==> flow/design.v <==
module full_adder 
#(
    parameter DATA_WIDTH = 2
) 
(
    input  logic [DATA_WIDTH - 1:0] i_input1,
    input  logic [DATA_WIDTH - 1:0] i_input2,
    input  logic                    i_cin,
    output logic [DATA_WIDTH - 1:0] o_sum,
    output logic                    o_cout
);
    assign {o_cout, o_sum} = i_input1 + i_input2 + {1'b0, i_cin};
endmodule
module counter 
(
    input logic i_clk,
    input logic i_arstn,
    input logic i_valid,
    output logic [3:0] o_count
);
    always_ff @(posedge i_clk, negedge i_arstn) begin
        if (~ i_arstn) 
            o_count <= '0;
        else if (o_count == 4'd12)
            o_count <= '0;
        else if (i_valid)
            o_count <= o_count + 4'b1;
    end
endmodule
module i2b
(
    input  logic       i_clk,
    input  logic       i_arstn,
    input  logic       i_valid,
    input  logic       i_a,
    input  logic       i_b,
    output logic [1:0] o_sum,
    output logic       o_a,
    output logic       o_b
);
    logic s_a_ff1;
    logic s_a_ff2;
    logic s_b_ff1;
    logic s_b_ff2;
    logic s_A0;
    logic s_A1;
    logic s_B0;
    logic s_B1;
    logic s_carry_out;
    logic s_carry_in;
    assign s_A0 = s_a_ff1 & s_b_ff2;
    assign s_A1 = i_a     & s_b_ff2;
    assign s_B0 = s_a_ff2 & s_b_ff1;
    assign s_B1 = s_a_ff1 & s_b_ff1;
    always_ff @(posedge i_clk, negedge i_arstn) begin
        if (~ i_arstn) begin
            s_a_ff1    <= 1'b0;
            s_a_ff2    <= 1'b0;
            s_b_ff1    <= 1'b0;
            s_b_ff2    <= 1'b0;
            s_carry_in <= 1'b0;
        end
        else if (i_valid) begin
            s_a_ff1    <= i_a;
            s_a_ff2    <= s_a_ff1;
            s_b_ff1    <= i_b;
            s_b_ff2    <= s_b_ff1;
            s_carry_in <= s_carry_out;
        end
    end
    full_adder FA1 (
        .i_input1 ( {s_A1, s_A0} ),
        .i_input2 ( {s_B1, s_B0} ),
        .i_cin    ( s_carry_in   ),
        .o_sum    ( o_sum        ),
        .o_cout   ( s_carry_out  )
    );
    assign o_a = s_a_ff2;
    assign o_b = s_b_ff2;
endmodule
module t2b
(
    input  logic        i_clk,
    input  logic        i_arstn,
    input  logic        i_valid,
    input  logic        i_a,
    input  logic        i_b,
    output logic [1:0] o_sum,
    output logic       o_b
);
    logic s_a_ff1;
    logic s_b_ff1;
    logic s_A0;
    logic s_A1;
    logic s_B0;
    logic s_B1;
    logic s_carry_out;
    logic s_carry_in;
    assign s_A0 = s_a_ff1 & s_b_ff1;
    assign s_A1 = i_a     & s_b_ff1;
    assign s_B0 = 1'b0;
    assign s_B1 = s_a_ff1 & i_b;
    always_ff @(posedge i_clk, negedge i_arstn) begin
        if (~ i_arstn) begin
            s_a_ff1    <= 1'b0;
            s_b_ff1    <= 1'b0;
            s_carry_in <= 1'b0;
        end
        else if (i_valid) begin
            s_a_ff1    <= i_a;
            s_b_ff1    <= i_b;
            s_carry_in <= s_carry_out;
        end
    end
    full_adder FA0 (
        .i_input1 ( {s_A1, s_A0} ),
        .i_input2 ( {s_B1, s_B0} ),
        .i_cin    ( s_carry_in   ),
        .o_sum    ( o_sum        ),
        .o_cout   ( s_carry_out  )
    );
    assign o_b = s_b_ff1;
endmodule
module serial_mul
#(
    parameter DATA_WIDTH = 8    
)
(
    input  logic       i_clk,
    input  logic       i_arstn,
    input  logic       i_valid,
    input  logic       i_a,
    input  logic       i_b,
    output logic [1:0] o_product
);
    localparam N_OF_I2B = 1 + (DATA_WIDTH - 4)/2;  
    localparam N_OF_2FA = N_OF_I2B;                
    logic [1:0] s_i2b_sum [N_OF_I2B - 1:0];
    logic [1:0] s_t2b_sum;
    logic s_a [N_OF_I2B - 1:0];
    logic s_b [N_OF_I2B - 1:0];
    logic unused_s_b_i2b_out;
    logic [N_OF_2FA - 1:0] s_carry_in;
    logic [N_OF_2FA - 1:0] s_carry_out;
    logic [1:0] s_adder_sum_0;
    logic [1:0] s_adder_sum_1;
    logic [1:0] s_adder_sum_2;
    i2b I2B0 (
        .i_clk   ( i_clk              ),
        .i_arstn ( i_arstn            ),
        .i_valid ( i_valid            ),
        .i_a     ( i_a                ),
        .i_b     ( s_b[0]             ),
        .o_sum   ( s_i2b_sum[0]       ),
        .o_a     ( s_a[0]             ),
        .o_b     ( unused_s_b_i2b_out )
    );
    genvar i;
    generate
        for (i = 0; i < N_OF_I2B - 1; i++) begin : i2b_multipier
            i2b I2B_MODULE (
                .i_clk   ( i_clk            ),
                .i_arstn ( i_arstn          ),
                .i_valid ( i_valid          ),
                .i_a     ( s_a[i]           ),
                .i_b     ( s_b[i + 1]       ),
                .o_sum   ( s_i2b_sum[i + 1] ),
                .o_a     ( s_a[i + 1]       ),
                .o_b     ( s_b[i]           )
            );
        end
    endgenerate
    t2b T2B0 (
        .i_clk   ( i_clk             ),
        .i_arstn ( i_arstn           ),
        .i_valid ( i_valid           ),
        .i_a     ( s_a[N_OF_I2B - 1] ),
        .i_b     ( i_b               ),
        .o_sum   ( s_t2b_sum         ),
        .o_b     ( s_b[N_OF_I2B - 1] )
    );
    full_adder FA0_0 (
        .i_input1 ( s_i2b_sum[0]   ),
        .i_input2 ( s_i2b_sum[1]   ),
        .i_cin    ( s_carry_in[0]  ),
        .o_sum    ( s_adder_sum_0  ),
        .o_cout   ( s_carry_out[0] )
    );
    full_adder FA0_3 (
        .i_input1 ( s_i2b_sum[2]   ),
        .i_input2 ( s_t2b_sum      ),
        .i_cin    ( s_carry_in[1]  ),
        .o_sum    ( s_adder_sum_1  ),
        .o_cout   ( s_carry_out[1] )
    );
    full_adder FA1_0 (
        .i_input1 ( s_adder_sum_0  ),
        .i_input2 ( s_adder_sum_1  ),
        .i_cin    ( s_carry_in[2]  ),
        .o_sum    ( s_adder_sum_2  ),
        .o_cout   ( s_carry_out[2] )
    );
    always_ff @( posedge i_clk, negedge i_arstn ) begin
        if ( ~ i_arstn ) 
            s_carry_in <= '0;
        else if (i_valid) 
            s_carry_in <= s_carry_out;
    end
    assign o_product = s_adder_sum_2;
endmodule
module conv_top
#(
    parameter DATA_WIDTH  = 8,
    parameter KERNEL_SIZE = 25
)
(
    input  logic                     i_clk,
    input  logic                     i_arstn,
	input  logic                     i_arstn_perf,
	input  logic                     i_enable_count2,
    input  logic                     i_ready,
    input  logic                     i_valid,
    input  logic [KERNEL_SIZE - 1:0] i_bit_X,
    input  logic [KERNEL_SIZE - 1:0] i_bit_K,
    output logic [              1:0] o_conv,
    output logic                     o_ready,
    output logic                     o_valid,
	output logic [             31:0] o_perf_cycle_count,
	output logic [             31:0] o_perf_cycle_count2
);
    logic [3:0] s_count;
    logic s_valid_data_in;
    logic s_valid_data_out;
	logic [KERNEL_SIZE - 1:0] s_bit_X_delayed;
	logic [KERNEL_SIZE - 1:0] s_bit_K_delayed;
    logic [1:0] s_product [KERNEL_SIZE - 1:0];
    localparam N_OF_2FA = KERNEL_SIZE - 1;
    logic [N_OF_2FA - 1:0] s_carry_in;
    logic [N_OF_2FA - 1:0] s_carry_out;
    always_ff @(posedge i_clk, negedge i_arstn) begin
        if (~ i_arstn) begin
            s_bit_X_delayed <= '0;
            s_bit_K_delayed <= '0;
        end
        else if (s_valid_data_in) begin
            s_bit_X_delayed <= i_bit_X;
            s_bit_K_delayed <= i_bit_K;
        end
    end
    genvar i;
    generate
        for (i = 0; i < KERNEL_SIZE; i++) begin : serial_multipier
            serial_mul #(
                .DATA_WIDTH ( DATA_WIDTH )
            ) S_MUL0 (
                .i_clk     ( i_clk              ),
                .i_arstn   ( i_arstn            ),
                .i_valid   ( s_valid_data_in    ),
                .i_a       ( s_bit_X_delayed[i] ),
                .i_b       ( s_bit_K_delayed[i] ),
                .o_product ( s_product[i]       )
            );
        end
    endgenerate
    counter COUNT0 (
        .i_clk   ( i_clk           ),
        .i_arstn ( i_arstn         ),
        .i_valid ( s_valid_data_in ),
        .o_count ( s_count         )
    );
	assign s_valid_data_out = (s_count >= 4'd5) & (s_count <= 4'd12);
	always_ff @(posedge i_clk, negedge i_arstn_perf) begin
	    if (~ i_arstn_perf)
		    o_perf_cycle_count <= 32'b0;
		else if (s_valid_data_in)
		    o_perf_cycle_count <= o_perf_cycle_count + 32'b1;
	end
	always_ff @(posedge i_clk, negedge i_arstn_perf) begin
	     if (~ i_arstn_perf)
		    o_perf_cycle_count2 <= 32'b0;
		else if (i_enable_count2)
		    o_perf_cycle_count2 <= o_perf_cycle_count2 + 32'b1;
	end
    logic [1:0] s_sum_0;
    logic [1:0] s_sum_1;
    logic [1:0] s_sum_2;
    logic [1:0] s_sum_3;
    logic [1:0] s_sum_4;
    logic [1:0] s_sum_5;
    logic [1:0] s_sum_6;
    logic [1:0] s_sum_7;
    logic [1:0] s_sum_8;
    logic [1:0] s_sum_9;
    logic [1:0] s_sum_10;
    logic [1:0] s_sum_11;
    logic [1:0] s_sum_12;
    logic [1:0] s_sum_13;
    logic [1:0] s_sum_14;
    logic [1:0] s_sum_15;
    logic [1:0] s_sum_16;
    logic [1:0] s_sum_17;
    logic [1:0] s_sum_18;
    logic [1:0] s_sum_19;
    logic [1:0] s_sum_20;
    logic [1:0] s_sum_21;
    logic [1:0] s_sum_22;
    logic [1:0] s_sum_23;
    full_adder FA0_0 (
        .i_input1 ( s_product[0]    ),
        .i_input2 ( s_product[1]    ),
        .i_cin    ( s_carry_in[0]   ),
        .o_sum    ( s_sum_0         ),
        .o_cout   ( s_carry_out[0]  )
    );
    full_adder FA0_1 (
        .i_input1 ( s_product[2]    ),
        .i_input2 ( s_product[3]    ),
        .i_cin    ( s_carry_in[1]   ),
        .o_sum    ( s_sum_1         ),
        .o_cout   ( s_carry_out[1]  )
    );
    full_adder FA0_2 (
        .i_input1 ( s_product[4]    ),
        .i_input2 ( s_product[5]    ),
        .i_cin    ( s_carry_in[2]   ),
        .o_sum    ( s_sum_2         ),
        .o_cout   ( s_carry_out[2]  )
    );
    full_adder FA0_3 (
        .i_input1 ( s_product[6]    ),
        .i_input2 ( s_product[7]    ),
        .i_cin    ( s_carry_in[3]   ),
        .o_sum    ( s_sum_3         ),
        .o_cout   ( s_carry_out[3]  )
    );
    full_adder FA0_4 (
        .i_input1 ( s_product[8]    ),
        .i_input2 ( s_product[9]    ),
        .i_cin    ( s_carry_in[4]   ),
        .o_sum    ( s_sum_4         ),
        .o_cout   ( s_carry_out[4]  )
    );
    full_adder FA0_5 (
        .i_input1 ( s_product[10]   ),
        .i_input2 ( s_product[11]   ),
        .i_cin    ( s_carry_in[5]   ),
        .o_sum    ( s_sum_5         ),
        .o_cout   ( s_carry_out[5]  )
    );
    full_adder FA0_6 (
        .i_input1 ( s_product[12]   ),
        .i_input2 ( s_product[13]   ),
        .i_cin    ( s_carry_in[6]   ),
        .o_sum    ( s_sum_6         ),
        .o_cout   ( s_carry_out[6]  )
    );
    full_adder FA0_7 (
        .i_input1 ( s_product[14]   ),
        .i_input2 ( s_product[15]   ),
        .i_cin    ( s_carry_in[7]   ),
        .o_sum    ( s_sum_7         ),
        .o_cout   ( s_carry_out[7]  )
    );
    full_adder FA0_8 (
        .i_input1 ( s_product[16]   ),
        .i_input2 ( s_product[17]   ),
        .i_cin    ( s_carry_in[8]   ),
        .o_sum    ( s_sum_8         ),
        .o_cout   ( s_carry_out[8]  )
    );
    full_adder FA0_9 (
        .i_input1 ( s_product[18]   ),
        .i_input2 ( s_product[19]   ),
        .i_cin    ( s_carry_in[9]   ),
        .o_sum    ( s_sum_9         ),
        .o_cout   ( s_carry_out[9]  )
    );
    full_adder FA0_10 (
        .i_input1 ( s_product[20]   ),
        .i_input2 ( s_product[21]   ),
        .i_cin    ( s_carry_in[10]  ),
        .o_sum    ( s_sum_10        ),
        .o_cout   ( s_carry_out[10] )
    );
    full_adder FA0_11 (
        .i_input1 ( s_product[22]   ),
        .i_input2 ( s_product[23]   ),
        .i_cin    ( s_carry_in[11]  ),
        .o_sum    ( s_sum_11        ),
        .o_cout   ( s_carry_out[11] )
    );
    logic [1:0] s_last;
    assign s_last = s_product[24];  
    full_adder FA1_0 (
        .i_input1 ( s_sum_0         ),
        .i_input2 ( s_sum_1         ),
        .i_cin    ( s_carry_in[12]  ),
        .o_sum    ( s_sum_12        ),
        .o_cout   ( s_carry_out[12] )
    );
    full_adder FA1_1 (
        .i_input1 ( s_sum_2         ),
        .i_input2 ( s_sum_3         ),
        .i_cin    ( s_carry_in[13]  ),
        .o_sum    ( s_sum_13        ),
        .o_cout   ( s_carry_out[13] )
    );
    full_adder FA1_2 (
        .i_input1 ( s_sum_4         ),
        .i_input2 ( s_sum_5         ),
        .i_cin    ( s_carry_in[14]  ),
        .o_sum    ( s_sum_14        ),
        .o_cout   ( s_carry_out[14] )
    );
    full_adder FA1_3 (
        .i_input1 ( s_sum_6         ),
        .i_input2 ( s_sum_7         ),
        .i_cin    ( s_carry_in[15]  ),
        .o_sum    ( s_sum_15        ),
        .o_cout   ( s_carry_out[15] )
    );
    full_adder FA1_4 (
        .i_input1 ( s_sum_8         ),
        .i_input2 ( s_sum_9         ),
        .i_cin    ( s_carry_in[16]  ),
        .o_sum    ( s_sum_16        ),
        .o_cout   ( s_carry_out[16] )
    );
    full_adder FA1_5 (
        .i_input1 ( s_sum_10        ),
        .i_input2 ( s_sum_11        ),
        .i_cin    ( s_carry_in[17]  ),
        .o_sum    ( s_sum_17        ),
        .o_cout   ( s_carry_out[17] )
    );
    full_adder FA2_0 (
        .i_input1 ( s_sum_12        ),
        .i_input2 ( s_sum_13        ),
        .i_cin    ( s_carry_in[18]  ),
        .o_sum    ( s_sum_18        ),
        .o_cout   ( s_carry_out[18] )
    );
    full_adder FA2_1 (
        .i_input1 ( s_sum_14        ),
        .i_input2 ( s_sum_15        ),
        .i_cin    ( s_carry_in[19]  ),
        .o_sum    ( s_sum_19        ),
        .o_cout   ( s_carry_out[19] )
    );
    full_adder FA2_2 (
        .i_input1 ( s_sum_16        ),
        .i_input2 ( s_sum_17        ),
        .i_cin    ( s_carry_in[20]  ),
        .o_sum    ( s_sum_20        ),
        .o_cout   ( s_carry_out[20] )
    );
    full_adder FA3_0 (
        .i_input1 ( s_sum_18        ),
        .i_input2 ( s_sum_19        ),
        .i_cin    ( s_carry_in[21]  ),
        .o_sum    ( s_sum_21        ),
        .o_cout   ( s_carry_out[21] )
    );
    full_adder FA3_1 (
        .i_input1 ( s_sum_20        ),
        .i_input2 ( s_last          ),  
        .i_cin    ( s_carry_in[22]  ),
        .o_sum    ( s_sum_22        ),
        .o_cout   ( s_carry_out[22] )
    );
    full_adder FA4_0 (
        .i_input1 ( s_sum_21        ),
        .i_input2 ( s_sum_22        ),
        .i_cin    ( s_carry_in[23]  ),
        .o_sum    ( s_sum_23        ),  
        .o_cout   ( s_carry_out[23] )
    );
    assign o_conv = s_sum_23;
    always_ff @( posedge i_clk, negedge i_arstn ) begin
        if ( ~ i_arstn ) 
            s_carry_in <= '0;
        else if (s_valid_data_in) 
            s_carry_in <= s_carry_out;
    end
    typedef enum logic [2:0] {
        IDLE      = 3'd0,
        READ      = 3'd1,
        WAIT_RES  = 3'd2,
        READ_DONE = 3'd3,
        WRITE     = 3'd4,
        WRITE_DONE = 3'd5
    } state_t;
    state_t PS;
    state_t NS;
    always_ff @(posedge i_clk, negedge i_arstn) begin
        if (~ i_arstn)
            PS <= IDLE;
        else
            PS <= NS;
    end
    always_comb begin
        NS = PS;
        case (PS)
            IDLE: 
				if (i_valid) 
				    NS = READ;
            READ:   NS = WAIT_RES;
            WAIT_RES: 
				if (s_valid_data_out)
				    NS = WRITE;
                else
					NS = READ_DONE;
            READ_DONE: 
				if (~ i_valid)
				     NS = IDLE;
            WRITE:
				if (~ i_ready)
				    NS = WRITE_DONE;
            WRITE_DONE: 
				if (i_ready)
				    NS = IDLE;
            default: 
				    NS = PS;
        endcase
    end
    always_comb begin
        s_valid_data_in = 1'b0;
        o_ready         = 1'b0;
        o_valid         = 1'b0;
        case (PS)
            IDLE : o_ready         = 1'b1;
            READ : s_valid_data_in = 1'b1; 
            WRITE: o_valid         = 1'b1;
            default: begin
                s_valid_data_in = 1'b0;
                o_ready         = 1'b0;
                o_valid         = 1'b0;
            end
        endcase
    end
endmodule
Step by step through the tools: conv_top:

The steps from the RTL of conv_top to its reports follow in flow order.
Lines are those of the file above, counted from 1.
A cell with -- has no value.

* design top: conv_top
* clock: i_clk
* cell library: sky130hd
* library corner: tt_025C_1v80

Word-level counts:

Counts by Yosys on the flattened word-level netlist (proc, flatten, opt, wreduce). Print and check cells are left out. Cells with the same type and inputs are merged into one.

* $add $sub $neg: 401
* $mul: 0
* div/mod/pow operators: 0
* $lt $le $gt $ge: 2
* equality and inequality tests: 10
* shifts and indexed selects: 0
* multiplexer cells: 11
* bitwise logic cells: 376
* reduce/logical cells: 4

Operator list (number)
* adder 2 x 2 -> 3 bit: 199
* adder 3 x 1 -> 3 bit: 199
* AND 1 bit: 376
* adder 32 x 1 -> 32 bit with constant B: 2
* case mux 3 bit (select 6 bit): 1
* 2-to-1 mux 3 bit: 5
* inequality test 2 bit with constant B: 4
* 2-to-1 mux 4 bit: 2
* equality test 3 x 2 -> 1 bit with constant B: 2
* equality test 3 bit with constant B: 2
* nonzero test 6 bit: 1
* AND reduction 5 bit: 1
* adder 4 x 1 -> 4 bit with constant B: 1
* >= comparator 4 x 3 -> 1 bit with constant B: 1
* <= comparator 4 bit with constant B: 1
* equality test 4 bit with constant B: 1
* equality test 3 x 1 -> 1 bit with constant B: 1
* logical NOT 3 bit: 1
* 2-to-1 mux 1 bit: 3
* nonzero test 2 bit: 1

* register bits after elaboration: 670
* latch bits: 0
* RAM bits: 0
* memory bits (read-only): 0
* word width x clocked read ports: 0
* memory cells: 0
* input port bits: 56
* output and inout port bits: 68
* cells after elaboration: 1286

Longest topological paths:

Yosys ltp: most cells in a row. Word level: on the elaborated netlist, between registers, memories and ports. Mapped: between sequential cells and ports; inverters and the memories' decode and read muxes count.

* depth in word-level cells: 17
* ABC_AREA: 1
* depth in mapped cells: 19
* mapped depth without buffers: 19

Synthesis result:

Source: synth_stat.txt of the flow (Yosys; design flattened, memories mapped). It holds for the ABC_AREA given above (unset counts as 0); a run with the other value may have another netlist.
Totals and module areas in this step are rounded.

Cell types
* sky130_fd_sc_hd__dfrtp_1: number 672, area in all 1.68E+04 um^2
* sky130_fd_sc_hd__fa_1: number 373, area in all 7.47E+03 um^2
* sky130_fd_sc_hd__nand2_1: number 1590, area in all 5.97E+03 um^2
* sky130_fd_sc_hd__inv_1: number 752, area in all 2.82E+03 um^2
* sky130_fd_sc_hd__o21ai_0: number 258, area in all 1.29E+03 um^2
* sky130_fd_sc_hd__o21ai_1: number 132, area in all 660.634 um^2
* sky130_fd_sc_hd__buf_2: number 94, area in all 470.451 um^2
* sky130_fd_sc_hd__ha_1: number 31, area in all 387.872 um^2
* sky130_fd_sc_hd__nor2_1: number 77, area in all 289.027 um^2
* sky130_fd_sc_hd__xor2_1: number 21, area in all 183.926 um^2
* sky130_fd_sc_hd__nand3_1: number 32, area in all 160.154 um^2
* sky130_fd_sc_hd__clkbuf_1: number 39, area in all 146.39 um^2
* sky130_fd_sc_hd__xnor2_1: number 14, area in all 122.618 um^2
* sky130_fd_sc_hd__nand4_1: number 14, area in all 87.584 um^2
* sky130_fd_sc_hd__nor3_1: number 13, area in all 65.062 um^2
* sky130_fd_sc_hd__nor2_2: number 8, area in all 50.048 um^2
* sky130_fd_sc_hd__buf_6: number 3, area in all 33.782 um^2
* sky130_fd_sc_hd__nor3_2: number 3, area in all 30.029 um^2

Not listed: further types 19, cells in them 31.

* mapped cells: 4157
* mapped area: 0.037 mm^2
* sequential part of the area: 0.017 mm^2
* flip-flops: 673
* buffer cells: 137

Timing after synthesis:

Path of least setup slack by OpenSTA after synthesis, without wires, with an ideal clock, recovery checks aside; 20% of the period is set as input and as output delay. Where synthesis merged equal registers, the netlist keeps one of their names.

* path kind: register to output
* start: reg serial_multipier[20].S_MUL0.i2b_multipier[1].I2B_MODULE.s_b_ff2
* end: out o_conv[1]
* clock period: 12.0 ns
* external output delay: 2.400 ns
* launch time at the first pin: 0.000 ns
* arrival time: 5.194 ns
* required time: 9.600 ns
* setup slack: 4.406 ns
* path delay: 5.194 ns
* stages on the path: 18
* path buffers: 0
* period reached after synthesis: 7.594 ns

"path delay" is the arrival time less input delay plus setup time.
A path that ends at an output port has no setup time.
"stages on the path" counts driving pins, that of a launching flip-flop among them; a cell with two outputs on the path counts twice.
"period reached after synthesis" is the clock period less the worst setup slack; recovery checks do not enter. This is arithmetic on one report: input and output delays are still those of the set period (20% each).
Between the ends stands the longest chain of elaborated cells between them, by number of cells; it is not shown to be the way that was timed. Of several equally long chains one is given.
A line is the first line of the expression or statement that the cell stems from. Yosys adds cells for indexed reads and writes and turns some case tables into memories.

* path through: sky130_fd_sc_hd__dfrtp_1 -> sky130_fd_sc_hd__nand2_1 -> sky130_fd_sc_hd__inv_1 -> sky130_fd_sc_hd__fa_1 -> sky130_fd_sc_hd__fa_1 -> sky130_fd_sc_hd__inv_1 -> sky130_fd_sc_hd__fa_1 -> sky130_fd_sc_hd__inv_1 -> sky130_fd_sc_hd__fa_1 -> sky130_fd_sc_hd__inv_1 -> sky130_fd_sc_hd__fa_1 -> sky130_fd_sc_hd__inv_1 -> sky130_fd_sc_hd__fa_1 -> sky130_fd_sc_hd__fa_1 -> sky130_fd_sc_hd__inv_1 -> sky130_fd_sc_hd__fa_1 -> sky130_fd_sc_hd__inv_1 -> sky130_fd_sc_hd__fa_1
* length of the longest elaborated chain: 17
* elaborated cells between the ends (all ways): 18
* source lines of those cells: 3
* classes of those cells: add/sub (16); logic (2)

Ends and longest elaborated chain, after synthesis
* start, declared: line 44 `logic s_b_ff2;`
* start, assigned: line 60 `s_b_ff2    <= 1'b0;`
* start, assigned: line 67 `s_b_ff2    <= s_b_ff1;`
* AND 1 bit: line 51 `assign s_A0 = s_a_ff1 & s_b_ff2;`
* adder 2 x 2 -> 3 bit: line 12 `assign {o_cout, o_sum} = i_input1 + i_input2 + {1'b0, i_cin};`
* adder 3 x 1 -> 3 bit: line 12
* adder 2 x 2 -> 3 bit: line 12
* adder 3 x 1 -> 3 bit: line 12
* adder 2 x 2 -> 3 bit: line 12
* adder 3 x 1 -> 3 bit: line 12
* [... 3 more ...]
* adder 3 x 1 -> 3 bit: line 12
* adder 2 x 2 -> 3 bit: line 12
* adder 3 x 1 -> 3 bit: line 12
* adder 2 x 2 -> 3 bit: line 12
* adder 3 x 1 -> 3 bit: line 12
* adder 2 x 2 -> 3 bit: line 12
* adder 3 x 1 -> 3 bit: line 12
* end, declared: line 225 `output logic [              1:0] o_conv,`

Timing after layout:

From the final timing report of record 1: the path of least setup slack in the routed layout; clock arrival at registers is part of the times.

* path kind: register to output
* start: reg serial_multipier[20].S_MUL0.I2B0.s_a_ff2
* end: out o_conv[1]
* clock period: 10.3 ns
* external output delay: 2.06 ns
* launch time at the first pin: 0.63 ns
* arrival time: 6.71 ns
* required time: 8.24 ns
* setup slack: 1.53 ns
* stages on the path: 19
* path buffers: 1

Between the ends stands the longest chain of elaborated cells between them, by number of cells; it is not shown to be the way that was timed. Of several equally long chains one is given.

* path through: sky130_fd_sc_hd__dfrtp_1 -> sky130_fd_sc_hd__nand2_1 -> sky130_fd_sc_hd__inv_1 -> sky130_fd_sc_hd__fa_1 -> sky130_fd_sc_hd__inv_1 -> sky130_fd_sc_hd__fa_1 -> sky130_fd_sc_hd__fa_1 -> sky130_fd_sc_hd__inv_1 -> sky130_fd_sc_hd__fa_1 -> sky130_fd_sc_hd__inv_1 -> sky130_fd_sc_hd__fa_1 -> sky130_fd_sc_hd__inv_1 -> sky130_fd_sc_hd__fa_1 -> sky130_fd_sc_hd__fa_1 -> sky130_fd_sc_hd__inv_1 -> sky130_fd_sc_hd__fa_1 -> sky130_fd_sc_hd__inv_1 -> sky130_fd_sc_hd__fa_1 -> sky130_fd_sc_hd__clkdlybuf4s50_1
* length of the longest elaborated chain: 17
* elaborated cells between the ends (all ways): 20
* source lines of those cells: 3
* classes of those cells: add/sub (18); logic (2)

Ends and longest elaborated chain, post-layout
* start, declared: line 42 `logic s_a_ff2;`
* start, assigned: line 58 `s_a_ff2    <= 1'b0;`
* start, assigned: line 65 `s_a_ff2    <= s_a_ff1;`
* AND 1 bit: line 53 `assign s_B0 = s_a_ff2 & s_b_ff1;`
* adder 2 x 2 -> 3 bit: line 12 `assign {o_cout, o_sum} = i_input1 + i_input2 + {1'b0, i_cin};`
* adder 3 x 1 -> 3 bit: line 12
* adder 2 x 2 -> 3 bit: line 12
* adder 3 x 1 -> 3 bit: line 12
* adder 2 x 2 -> 3 bit: line 12
* adder 3 x 1 -> 3 bit: line 12
* [... 3 more ...]
* adder 3 x 1 -> 3 bit: line 12
* adder 2 x 2 -> 3 bit: line 12
* adder 3 x 1 -> 3 bit: line 12
* adder 2 x 2 -> 3 bit: line 12
* adder 3 x 1 -> 3 bit: line 12
* adder 2 x 2 -> 3 bit: line 12
* adder 3 x 1 -> 3 bit: line 12
* end, declared: line 225 `output logic [              1:0] o_conv,`

Data sheet: physical implementation of conv_top

Below are 3 stored runs of the flow (Yosys, OpenROAD; platform sky130hd) on conv_top, each with its settings and what was measured, unordered. Constraints: input delay and output delay 20% of the set period each, output load 0.01 pF.
"clock period reached": clock period set for the run, less the worst setup slack. It is reckoned from that one timing run; input and output delays stay at 20% of the period that was set.
"critical path time" means the part of the period allowed to the worst setup path (the constraints hold back 20% at inputs and 20% at outputs) less its slack; where the path has registers, the arrival times of their clocks count too.
"total power of the final layout" rests on the timing tool's default activity at the inputs, not on a simulated workload.
The measured numbers are rounded.

### Record 1

==> flow/run.sh <==
#!/bin/bash
# the make line also repeats the synthesis and layout settings of config.mk as NAME=value (left out here)
make -C /OpenROAD-flow-scripts/flow DESIGN_CONFIG=/design/flow/config.mk WORK_HOME=/design/flow/orfs CLKGATE_MAP_FILE= finish
==> flow/config.mk <==
export PLATFORM = sky130hd
export DESIGN_NAME = conv_top
export DESIGN_NICKNAME = conv_top
export VERILOG_FILES = /design/flow/design.v
export SDC_FILE = /design/flow/constraint.sdc
export NUM_CORES = 4
export LEC_CHECK = 0
export ABC_AREA = 1
export CAP_MARGIN = 10
export CORE_MARGIN = 9
export CORE_UTILIZATION = 40
export CTS_CLUSTER_DIAMETER = 73
export CTS_CLUSTER_SIZE = 26
export GPL_ROUTABILITY_DRIVEN = 0
export GPL_TIMING_DRIVEN = 0
export HOLD_SLACK_MARGIN = 0.24
export MAX_ROUTING_LAYER = met5
export SLEW_MARGIN = 20
==> flow/constraint.sdc <==
create_clock -name core_clock -period 10.3 [get_ports {i_clk}]
set_input_delay 2.0600 -clock core_clock [delete_from_list [all_inputs] [get_ports {i_clk}]]
set_output_delay 2.0600 -clock core_clock [all_outputs]
set_load 0.01 [all_outputs]

Results of record 1:
- Chip area after synthesis (Yosys): 0.037 mm^2
- Overall die area: 0.1 mm^2
- Standard-cell area after routing: 0.042 mm^2
- Post-route utilization: 46 %
- Setup slack of the worst path: 1.5 ns
- Final setup TNS: 0.000 ns
- Lowest hold slack: 0.41 ns
- Total power of the final layout: 13,000 µW
- Clock period reached: 8.772 ns
- Critical path time: 6.71 ns
- Critical path type: register to output

### Record 2

==> flow/run.sh <==
#!/bin/bash
# the make line also repeats the synthesis and layout settings of config.mk as NAME=value (left out here)
make -C /OpenROAD-flow-scripts/flow DESIGN_CONFIG=/design/flow/config.mk WORK_HOME=/design/flow/orfs CLKGATE_MAP_FILE= finish
==> flow/config.mk <==
export PLATFORM = sky130hd
export DESIGN_NAME = conv_top
export DESIGN_NICKNAME = conv_top
export VERILOG_FILES = /design/flow/design.v
export SDC_FILE = /design/flow/constraint.sdc
export NUM_CORES = 4
export LEC_CHECK = 0
export CAP_MARGIN = 20
export CELL_PAD_IN_SITES_DETAIL_PLACEMENT = 2
export CORE_ASPECT_RATIO = 1.57
export CORE_MARGIN = 2
export CORE_UTILIZATION = 40
export GPL_ROUTABILITY_DRIVEN = 1
export GPL_TIMING_DRIVEN = 1
export HOLD_SLACK_MARGIN = 0.14
export MIN_ROUTING_LAYER = met2
export PLACE_DENSITY_LB_ADDON = 0.14
export SLEW_MARGIN = 20
==> flow/constraint.sdc <==
create_clock -name core_clock -period 10.8 [get_ports {i_clk}]
set_input_delay 2.1600 -clock core_clock [delete_from_list [all_inputs] [get_ports {i_clk}]]
set_output_delay 2.1600 -clock core_clock [all_outputs]
set_load 0.01 [all_outputs]

Results of record 2:
- Chip area after synthesis (Yosys): 0.036 mm^2
- Overall die area: 0.093 mm^2
- Standard-cell area after routing: 0.041 mm^2
- Post-route utilization: 46 %
- Setup slack of the worst path: 1.9 ns
- Final setup TNS: 0.000 ns
- Lowest hold slack: 0.48 ns
- Total power of the final layout: 13,000 µW
- Clock period reached: 8.926 ns
- Critical path time: 6.77 ns
- Critical path type: register to output

### Record 3

==> flow/run.sh <==
#!/bin/bash
# the make line also repeats the synthesis and layout settings of config.mk as NAME=value (left out here)
make -C /OpenROAD-flow-scripts/flow DESIGN_CONFIG=/design/flow/config.mk WORK_HOME=/design/flow/orfs CLKGATE_MAP_FILE= finish
==> flow/config.mk <==
export PLATFORM = sky130hd
export DESIGN_NAME = conv_top
export DESIGN_NICKNAME = conv_top
export VERILOG_FILES = /design/flow/design.v
export SDC_FILE = /design/flow/constraint.sdc
export NUM_CORES = 4
export LEC_CHECK = 0
export CAP_MARGIN = 0
export CELL_PAD_IN_SITES_DETAIL_PLACEMENT = 0
export CORE_ASPECT_RATIO = 0.98
export CORE_MARGIN = 6
export CORE_UTILIZATION = 17
export CTS_CLUSTER_DIAMETER = 290
export CTS_CLUSTER_SIZE = 29
export GPL_ROUTABILITY_DRIVEN = 1
export GPL_TIMING_DRIVEN = 0
export HOLD_SLACK_MARGIN = 0.27
export MAX_ROUTING_LAYER = met4
export MIN_ROUTING_LAYER = met2
export PLACE_DENSITY = 0.58
export SETUP_SLACK_MARGIN = -0.16
export SLEW_MARGIN = 20
export TNS_END_PERCENT = 90
==> flow/constraint.sdc <==
create_clock -name core_clock -period 8.83 [get_ports {i_clk}]
set_input_delay 1.7660 -clock core_clock [delete_from_list [all_inputs] [get_ports {i_clk}]]
set_output_delay 1.7660 -clock core_clock [all_outputs]
set_load 0.01 [all_outputs]

Results of record 3:
- Chip area after synthesis (Yosys): 0.036 mm^2
- Overall die area: 0.22 mm^2
- Standard-cell area after routing: 0.042 mm^2
- Post-route utilization: 20 %
- Setup slack of the worst path: 0.15 ns
- Final setup TNS: 0.000 ns
- Lowest hold slack: 0.38 ns
- Total power of the final layout: 14,000 µW
- Clock period reached: 8.675 ns
- Critical path time: 6.91 ns
- Critical path type: register to output
